==> flow/design.v <==
module a_s(op_a, op_m, as, outp);
   parameter        NBITS = 6;
   input [NBITS:0]  op_a;
   input [NBITS:0]  op_m;
   input            as;
   output [NBITS:0] outp;
   reg [NBITS:0]    outp;
   always @(as or op_a or op_m)
   begin: adder_subt
      if (as == 1'b1)
         outp <= op_a + op_m;
      else
         outp <= op_a - op_m;
   end
endmodule
module div_nr_wsticky(A, B, Q, sticky);
   parameter             NBITS = 6;
   parameter             PBITS = 8;
   input [NBITS-1:0]     A;
   input [NBITS-1:0]     B;
   output [PBITS-1:0]    Q;
   output                sticky;
   parameter [NBITS-1:0] ZEROS = 0;
   reg [NBITS:0]         YY_in[0:PBITS];
   reg [PBITS-1:0]       QQ_in[0:PBITS];
   reg [NBITS:0]         m_cablesIn[0:PBITS];
   wire [NBITS:0]        m_cablesOut[0:PBITS];
   wire [PBITS:0]        a_or_s;
   wire [PBITS-1:0]      QQ;
   wire [NBITS-1:0]      YY;
   wire [NBITS-1:0]      XX;
   assign XX = A;
   assign YY = B;
   assign Q = QQ;
   assign a_or_s[0] = 1'b0;
   always @(*) m_cablesIn[0] <= {1'b0, XX};
   always @(*) YY_in[0] <= {1'b0, YY};
   generate
      begin : xhdl0
         genvar                I;
         for (I = 0; I <= PBITS - 1; I = I + 1)
         begin : divisor
            a_s #(NBITS) int_mod(.op_a(m_cablesIn[I]), .op_m(YY_in[I]), .as(a_or_s[I]), .outp(m_cablesOut[I]));
         end
      end
   endgenerate
   generate
      begin : xhdl1
         genvar                I;
         for (I = 0; I <= PBITS - 1; I = I + 1)
         begin : conex
            assign a_or_s[I + 1] = m_cablesOut[I][NBITS];
            always @(*) m_cablesIn[I + 1] <= {m_cablesOut[I][NBITS - 1:0], 1'b0};
            always @(*) YY_in[I + 1] <= YY_in[I];
            always @(*) QQ_in[I + 1][I] <= a_or_s[I + 1];
            if (I > 0)
            begin : rest
               always @(*) QQ_in[I + 1][I - 1:0] <= QQ_in[I][I - 1:0];
            end
         end
      end
   endgenerate
   generate
      begin : xhdl2
         genvar                I;
         for (I = 0; I <= PBITS - 1; I = I + 1)
         begin : quotient
            assign QQ[I] = (~QQ_in[PBITS][PBITS - 1 - I]);
         end
      end
   endgenerate
   assign sticky = (m_cablesOut[PBITS - 1] == ZEROS) ? 1'b0 : 
                   1'b1;
endmodule
module FP_div(FP_A, FP_B, clk, ce, FP_Z);
   parameter         K = 32;
   parameter         P = 24;
   parameter         E = 8;
   input [K-1:0]     FP_A;
   input [K-1:0]     FP_B;
   input             clk;
   input             ce;
   output [K-1:0]    FP_Z;
   reg [K-1:0]       FP_Z;
   parameter [K-1:0] ZEROS = 1'b0;
   parameter [K-1:0] ONES = 32'hffffffff;
   parameter [E-1:0] BIAS = {1'b0, ONES[E - 2:0]};
   parameter         PBITS = P + 3;
   reg [K-1:0]       A_int;
   reg [K-1:0]       B_int;
   reg [K-1:0]       FP_Z_int;
   wire [E-1:0]      exp_A;
   wire [E-1:0]      exp_B;
   wire [P-1:0]      frac_A;
   wire [P-1:0]      frac_B;
   wire              sign_A;
   wire              sign_B;
   wire              expA_FF;
   wire              expB_FF;
   wire              expA_Z;
   wire              expB_Z;
   wire              fracA_Z;
   wire              fracB_Z;
   wire [E:0]        exp_noBIAS;
   wire [E:0]        exp_Biased;
   wire [E:0]        exp_Biased_Norm;
   wire              isNaN_A;
   wire              isNaN_B;
   wire              isInf_A;
   wire              isInf_B;
   wire              isZero_A;
   wire              isZero_B;
   wire              isNaN;
   wire              isInf;
   wire              isZero;
   wire              sign;
   wire [PBITS-1:0]  frac_div;
   wire [PBITS-1:0]  frac_div_shifted;
   wire [PBITS-2:0]  fr_sh;
   wire [P-2:0]      frac_final;
   wire              underflow;
   wire              overflow;
   wire [E-1:0]      exp_final;
   wire              sticky_bit;
   wire              div_by_zero;
   always @(posedge clk)
      begin
         if (ce == 1'b1)
         begin
            A_int <= FP_A;
            B_int <= FP_B;
         end
      end
   assign sign_A = A_int[K - 1];
   assign sign_B = B_int[K - 1];
   assign exp_A = A_int[K - 2:K - E - 1];
   assign exp_B = B_int[K - 2:K - E - 1];
   assign frac_A = {1'b1, A_int[P - 2:0]};
   assign frac_B = {1'b1, B_int[P - 2:0]};
   assign expA_FF = (A_int[K - 2:K - E - 1] == ONES[K - 2:K - E - 1]) ? 1'b1 : 
                    1'b0;
   assign expB_FF = (B_int[K - 2:K - E - 1] == ONES[K - 2:K - E - 1]) ? 1'b1 : 
                    1'b0;
   assign expA_Z = (A_int[K - 2:K - E - 1] == ZEROS[K - 2:K - E - 1]) ? 1'b1 : 
                   1'b0;
   assign expB_Z = (B_int[K - 2:K - E - 1] == ZEROS[K - 2:K - E - 1]) ? 1'b1 : 
                   1'b0;
   assign fracA_Z = (A_int[P - 2:0] == ZEROS[P - 2:0]) ? 1'b1 : 
                    1'b0;
   assign fracB_Z = (B_int[P - 2:0] == ZEROS[P - 2:0]) ? 1'b1 : 
                    1'b0;
   assign isNaN_A = expA_FF & ((~fracA_Z));
   assign isNaN_B = expB_FF & ((~fracB_Z));
   assign isInf_A = expA_FF;
   assign isInf_B = expB_FF;
   assign isZero_A = expA_Z & fracA_Z;
   assign isZero_B = expB_Z & fracB_Z;
   assign div_by_zero = expB_Z;
   assign isNaN = isNaN_A | isNaN_B;
   assign isInf = isInf_A | isInf_B | div_by_zero;
   assign isZero = isZero_A & (~isZero_B);
   assign exp_noBIAS = ({1'b0, exp_A}) - ({1'b0, exp_B});
   assign exp_Biased = exp_noBIAS + ({1'b0, BIAS});
   assign sign = sign_A ^ sign_B;
   div_nr_wsticky #(P,PBITS) a_div(.A(frac_A), .B(frac_B), .Q(frac_div), .sticky(sticky_bit));
   assign frac_div_shifted = (frac_div[PBITS - 1] == 1'b0) ? {frac_div[PBITS - 2:0], 1'b0} : 
                             frac_div;
   assign exp_Biased_Norm = (frac_div[PBITS - 1] == 1'b0) ? exp_Biased - 1 : 
                            exp_Biased;
   assign exp_final = exp_Biased_Norm[E - 1:0];
   assign overflow = (((exp_Biased_Norm[E:E - 1] == 2'b10) | (exp_Biased_Norm[E:0] == {1'b0, ONES[E - 1:0]}))) ? 1'b1 : 
                     1'b0;
   assign underflow = (((exp_Biased_Norm[E:E - 1] == 2'b11) | (exp_Biased_Norm[E - 1:0] == ZEROS[E - 1:0]))) ? 1'b1 : 
                      1'b0;
   assign fr_sh = frac_div_shifted[PBITS - 2:0];
   assign frac_final = ((fr_sh[2] == 1'b1 & (sticky_bit == 1'b1 | fr_sh[0] == 1'b1 | fr_sh[1] == 1'b1))) ? fr_sh[PBITS - 2:PBITS - P] + 1 : 
                       (((sticky_bit == 1'b1) & (fr_sh[2:0] == 3'b100) & (fr_sh[3] == 1'b1))) ? fr_sh[PBITS - 2:PBITS - P] + 1 : 
                       fr_sh[PBITS - 2:PBITS - P];
   always @(sign or isNaN or isInf or isZero or exp_final or frac_final or underflow or overflow)
   begin: packing
      FP_Z_int[K - 1] <= sign;
      if (isNaN == 1'b1)
      begin
         FP_Z_int[K - 2:P - 1] <= ONES[E - 1:0];
         FP_Z_int[P - 2:0] <= {1'b1, ZEROS[P - 3:0]};
      end
      else if ((isInf == 1'b1) | (overflow == 1'b1))
      begin
         FP_Z_int[K - 2:P - 1] <= ONES[E - 1:0];
         FP_Z_int[P - 2:0] <= ZEROS[P - 2:0];
      end
      else if ((isZero == 1'b1) | (underflow == 1'b1))
      begin
         FP_Z_int[K - 2:P - 1] <= ZEROS[E - 1:0];
         FP_Z_int[P - 2:0] <= ZEROS[P - 2:0];
      end
      else
      begin
         FP_Z_int[K - 2:P - 1] <= exp_final;
         FP_Z_int[P - 2:0] <= frac_final;
      end
   end
   always @(posedge clk)
   begin: final_reg
      begin
         if (ce == 1'b1)
            FP_Z <= FP_Z_int;
      end
   end
endmodule
# From RTL to reports: FP_div
# Tool output for the design above, in the order of the flow.
# Lines are those of the file above, counted from 1.
# Operators: Yosys type, input widths -> output width; for muxes data width and select width s.
# Cell names lack the library's common part.
# Not given: n/a
[setup]
top = "FP_div"
clock = "clk"
cell_library = "sky130hd"
corner = "tt_025C_1v80"

# Elaborated design
# Counts by Yosys on the flattened word-level netlist (proc, flatten, opt, wreduce). Print and check cells are left out. Cells with the same type and inputs are merged into one.
[op_classes]
reduce_logical = 8
eq_ne = 6
logic = 47
add_sub_neg = 57
muxes = 42
[op_table]
columns = ["op", "count"]
rows = [
  ["$add 25x24->25", 26],
  ["$sub 25x24->25", 26],
  ["$mux 25", 26],
  ["$mux 23", 4],
  ["$logic_not 23->1", 2],
  ["$not 1->1", 29],
  ["$mux 26", 1],
  ["$sub 24x24->25", 1],
  ["$logic_not 25->1", 1],
  ["$logic_not 8->1", 3],
  ["$add 23x1->23 const B", 1],
  ["$eq 8x8->1 const B", 2],
  ["$or 1x1->1", 9],
  ["$sub 8x8->9", 1],
  ["$sub 9x1->9 const B", 1],
  ["$add 9x7->9 const B", 1],
  ["$eq 9x8->1 const B", 1],
  ["$mux 9", 1],
  ["$mux 1", 9],
  ["$and 1x1->1", 8],
  ["$mux 8", 1],
  ["$eq 2x2->1 const B", 2],
  ["$eq 3x3->1 const B", 1],
  ["$reduce_or 3->1", 1],
  ["$reduce_or 2->1", 1],
  ["$xor 1x1->1", 1],
]
[word_totals]
regBits = 96
inputBits = 66
elab_cells = 166

# Depth
# Longest topological path by Yosys (ltp), each cell counted once; first at word level (registers and memories cut), then after technology mapping (sequential cells cut; the memories' decode and read muxes count).
[depth]
ltp_word = 62
abc_area = 0
depth_mapped = 460

# Netlist
# Yosys stat after the flow's synthesis: flattened, memories mapped to cells. It holds for the ABC_AREA given above (unset counts as 0); a run with the other value may have another netlist.
# The area totals of this step are shown rounded.
[by_type]
columns = ["type", "count"]
rows = [
  ["ha_1", 1100],
  ["xnor2_1", 564],
  ["nor2_1", 1243],
  ["a21oi_1", 794],
  ["edfxtp_1", 96],
  ["mux2i_1", 265],
  ["o21bai_1", 312],
  ["a21o_1", 260],
  ["o21ai_0", 332],
  ["inv_1", 360],
  ["nand2_1", 320],
  ["xor2_1", 110],
  ["nand2b_1", 116],
  ["fa_1", 26],
  ["nor3_1", 90],
  ["nor2b_1", 69],
  ["clkbuf_1", 79],
  ["nand3_1", 55],
]
# Other cell types: 89; their cells: 715.
[mapped]
buffers = 157
stdcells = 6906
mapped_area_mm2 = 0.0509
ff_cells = 96
sequential_area_mm2 = 0.00288
# The figures by module come from a second, unflattened synthesis with its own total; it is not the netlist above.
[hier_totals]
hier_cells = 7714
area_unflattened_mm2 = 0.0552
# Rows give one instance, submodules left out.
[modules]
columns = ["mod", "n_inst", "n_cells", "area_mm2", "seq_area_mm2"]
rows = [
  ["a_s #(NBITS=24)", 27, 269, 0.00185, 0],
  ["FP_div", 1, 414, 0.00517, 0.00288],
  ["div_nr_wsticky", 1, 37, 0.00016, 0],
]

# Timing after synthesis
# OpenSTA on the mapped netlist: ideal clock, no wires. The path of least setup slack (recovery checks aside). Input and output delay are each 20% of the period. Register names are those of the netlist, which keeps one name where synthesis merged equal registers.
[synth_timing]
kind = "reg-to-reg"
startpoint = "register B_int[2]"
endpoint = "register FP_Z[18]"
setup_slack_ns = 19.083
clock_period_ns = 80.0
path_delay_ns = 60.917
t_first_pin_ns = 0.000
arrival_time_ns = 60.649
required_time_ns = 79.732
driving_pins = 366
period_less_setup_slack_ns = 60.917
# "path_delay_ns" = arrival - input delay + setup time.
# "driving_pins": output pins that drive a net of the path, with the launching flip-flop's if there is one; two outputs of one cell count as two.
# "period_less_setup_slack_ns" = period - worst setup slack (recovery checks aside). The figure is calculated, with input and output delays left at 20% of the set period.
# Between the ends stands the longest chain of elaborated cells between them, by number of cells; it is not shown to be the way that was timed. Of several equally long chains one is given.
# Each line given opens the expression or statement behind the cell; cells for indexed reads and writes are added by Yosys, which also makes memories of some case tables.
[synth_via]
cell_sequence = "edfxtp_1 > inv_1 > ha_1 > nor2b_1 > o31ai_1 > nor2b_1 > nor2b_1 > o21ai_0 > nand2b_1 > a21o_1 > a21oi_1 > xnor2_1 > ha_1 > nor4_1 > inv_1 > a211oi_1 > nor2_1 > o31ai_1 > [... 330 more ...] > a21o_1 > a21o_1 > a21o_1 > a21o_1 > a21o_1 > a21o_1 > a21o_1 > a21o_1 > a21oi_1 > nor3b_1 > o21a_1 > nor3_1 > xnor2_1 > o221ai_1 > buf_2 > nor4_1 > xor2_1 > o22ai_1"
elab_chain_cells = 59
cone_cells = 133
classes_between = "54 x add/sub; 4 x eq/ne; 34 x mux; 37 x logic; 4 x reduce/logical"
[synth_rtl]
columns = ["element", "line_no", "text"]
rows = [
  ["start, declared", 90, "reg [K-1:0]       B_int;"],
  ["start, assigned", 131, "B_int <= FP_B;"],
  ["$sub 24x24->25", 13, "outp <= op_a - op_m;"],
  ["$sub 25x24->25", 13, ""],
  ["$mux 25", 10, "if (as == 1'b1)"],
  ["$sub 25x24->25", 13, ""],
  ["$mux 25", 10, ""],
  ["$sub 25x24->25", 13, ""],
  ["$mux 25", 10, ""],
  ["[... 44 more ...]", "n/a", ""],
  ["$mux 25", 10, ""],
  ["$not 1->1", 68, "assign QQ[I] = (~QQ_in[PBITS][PBITS - 1 - I]);"],
  ["$mux 26", 166, "assign frac_div_shifted = (frac_div[PBITS - 1] == 1'b0) ? {frac_div[PBITS - 2:0], 1'b0} :"],
  ["$eq 3x3->1", 177, "(((sticky_bit == 1'b1) & (fr_sh[2:0] == 3'b100) & (fr_sh[3] == 1'b1))) ? fr_sh[PBITS - 2:PBITS - P] + 1 :"],
  ["$and 1x1->1 x2", 177, ""],
  ["$mux 23", 177, ""],
  ["$mux 23", 176, "assign frac_final = ((fr_sh[2] == 1'b1 & (sticky_bit == 1'b1 | fr_sh[0] == 1'b1 | fr_sh[1] == 1'b1))) ? fr_sh[ ..."],
  ["end, assigned", 207, "FP_Z <= FP_Z_int;"],
  ["end, declared", 83, "output [K-1:0]    FP_Z;"],
]

# Path in the finished layout
# From the final timing report of flow run A: the path of least setup slack in the routed layout; clock arrival at registers is part of the times.
[layout_timing]
kind = "reg-to-reg"
startpoint = "register B_int[2]"
endpoint = "register FP_Z[11]"
arrival_time_ns = 70.34
driving_pins = 377
t_first_pin_ns = 0.42
required_time_ns = 101.09
clock_period_ns = 101.0
setup_slack_ns = 30.75
# Between the ends stands the longest chain of elaborated cells between them, by number of cells; it is not shown to be the way that was timed. Of several equally long chains one is given.
[layout_via]
cell_sequence = "edfxtp_1 > buf_4 > clkinv_2 > buf_4 > ha_1 > nor2b_1 > o31ai_1 > a2111oi_1 > nor2_2 > o31ai_2 > a41o_2 > nand2_1 > xor2_1 > ha_1 > nand2b_1 > a221oi_1 > o21bai_1 > a211o_1 > [... 341 more ...] > a21o_1 > a21o_1 > a21o_1 > a21o_1 > a21o_1 > a21o_1 > a21o_1 > a21o_1 > a21oi_1 > nor3b_1 > o21a_1 > nor3_1 > xor2_1 > a211oi_2 > buf_4 > nand2_1 > xor2_1 > o22ai_1"
elab_chain_cells = 59
cone_cells = 126
classes_between = "54 x add/sub; 4 x eq/ne; 34 x mux; 30 x logic; 4 x reduce/logical"
[layout_rtl]
columns = ["element", "line_no", "text"]
rows = [
  ["start, declared", 90, "reg [K-1:0]       B_int;"],
  ["start, assigned", 131, "B_int <= FP_B;"],
  ["$sub 24x24->25", 13, "outp <= op_a - op_m;"],
  ["$sub 25x24->25", 13, ""],
  ["$mux 25", 10, "if (as == 1'b1)"],
  ["$sub 25x24->25", 13, ""],
  ["$mux 25", 10, ""],
  ["$sub 25x24->25", 13, ""],
  ["$mux 25", 10, ""],
  ["[... 44 more ...]", "n/a", ""],
  ["$mux 25", 10, ""],
  ["$not 1->1", 68, "assign QQ[I] = (~QQ_in[PBITS][PBITS - 1 - I]);"],
  ["$mux 26", 166, "assign frac_div_shifted = (frac_div[PBITS - 1] == 1'b0) ? {frac_div[PBITS - 2:0], 1'b0} :"],
  ["$eq 3x3->1", 177, "(((sticky_bit == 1'b1) & (fr_sh[2:0] == 3'b100) & (fr_sh[3] == 1'b1))) ? fr_sh[PBITS - 2:PBITS - P] + 1 :"],
  ["$and 1x1->1 x2", 177, ""],
  ["$mux 23", 177, ""],
  ["$mux 23", 176, "assign frac_final = ((fr_sh[2] == 1'b1 & (sticky_bit == 1'b1 | fr_sh[0] == 1'b1 | fr_sh[1] == 1'b1))) ? fr_sh[ ..."],
  ["end, assigned", 207, "FP_Z <= FP_Z_int;"],
  ["end, declared", 83, "output [K-1:0]    FP_Z;"],
]

# Design FP_div on sky130hd. What follows are 3 stored runs of the flow, each under its own settings; their order means nothing. The constraints put input and output delay at 20% of the set period each and load the outputs with 0.01 pF.
# By "timing.worst_path_ns" is meant the share of the clock period that the worst setup path is allowed (20% is reserved at inputs, 20% at outputs), minus its slack. Clock arrival times at its registers enter into it.
# Measured values are rounded.

[[run]]
name = "flow run A"
[run.settings]
ABC_AREA = 0
CAP_MARGIN = 15
CELL_PAD_IN_SITES_DETAIL_PLACEMENT = 1
CELL_PAD_IN_SITES_GLOBAL_PLACEMENT = 1
CORE_ASPECT_RATIO = 1.01
CORE_MARGIN = 7
CORE_UTILIZATION = 22
CTS_CLUSTER_DIAMETER = 257
CTS_CLUSTER_SIZE = 61
GPL_ROUTABILITY_DRIVEN = 0
GPL_TIMING_DRIVEN = 1
HOLD_SLACK_MARGIN = 0.09
MAX_ROUTING_LAYER = "met4"
MIN_ROUTING_LAYER = "met1"
PLACE_DENSITY_LB_ADDON = 0.03
SETUP_SLACK_MARGIN = -1.3
SLEW_MARGIN = 5
TNS_END_PERCENT = 50
period_ns = 101.0
[run.results]
timing.worst_path_ns = 70.25
critical_path_type = "reg-to-reg"
worst_hold_slack_ns = 0.585
worstSetupSlack_ns = 30.7
design_die_area_mm2 = 0.245
final_stdcell_area_mm2 = 0.0564
synthArea_mm2 = 0.0509

[[run]]
name = "flow run B"
[run.settings]
ABC_AREA = 1
CAP_MARGIN = 30
CELL_PAD_IN_SITES_DETAIL_PLACEMENT = 1
CORE_ASPECT_RATIO = 1.01
CORE_MARGIN = 7
CORE_UTILIZATION = 22
CTS_CLUSTER_DIAMETER = 257
CTS_CLUSTER_SIZE = 61
GPL_ROUTABILITY_DRIVEN = 0
GPL_TIMING_DRIVEN = 1
HOLD_SLACK_MARGIN = 0.09
MAX_ROUTING_LAYER = "met4"
MIN_ROUTING_LAYER = "met1"
PLACE_DENSITY_LB_ADDON = 0.03
SETUP_SLACK_MARGIN = -1.3
SLEW_MARGIN = 5
TNS_END_PERCENT = 50
period_ns = 101.0
[run.results]
worst_hold_slack_ns = 0.565
synthArea_mm2 = 0.0564
design_die_area_mm2 = 0.271
final_stdcell_area_mm2 = 0.0613
worstSetupSlack_ns = 41.9
timing.worst_path_ns = 59.06
critical_path_type = "reg-to-reg"

[[run]]
name = "flow run C"
[run.settings]
CORE_ASPECT_RATIO = 0.96
CORE_MARGIN = 2
CORE_UTILIZATION = 48
CTS_CLUSTER_DIAMETER = 369
GPL_ROUTABILITY_DRIVEN = 0
MAX_ROUTING_LAYER = "met5"
MIN_ROUTING_LAYER = "met1"
PLACE_DENSITY_LB_ADDON = 0.14
SETUP_SLACK_MARGIN = 5.0
period_ns = 80.0
CAP_MARGIN = 20
SLEW_MARGIN = 20
[run.results]
synthArea_mm2 = 0.0509
design_die_area_mm2 = 0.109
timing.worst_path_ns = 68.93
critical_path_type = "reg-to-reg"
worst_hold_slack_ns = 0.581
worstSetupSlack_ns = 11.1
final_stdcell_area_mm2 = 0.0542
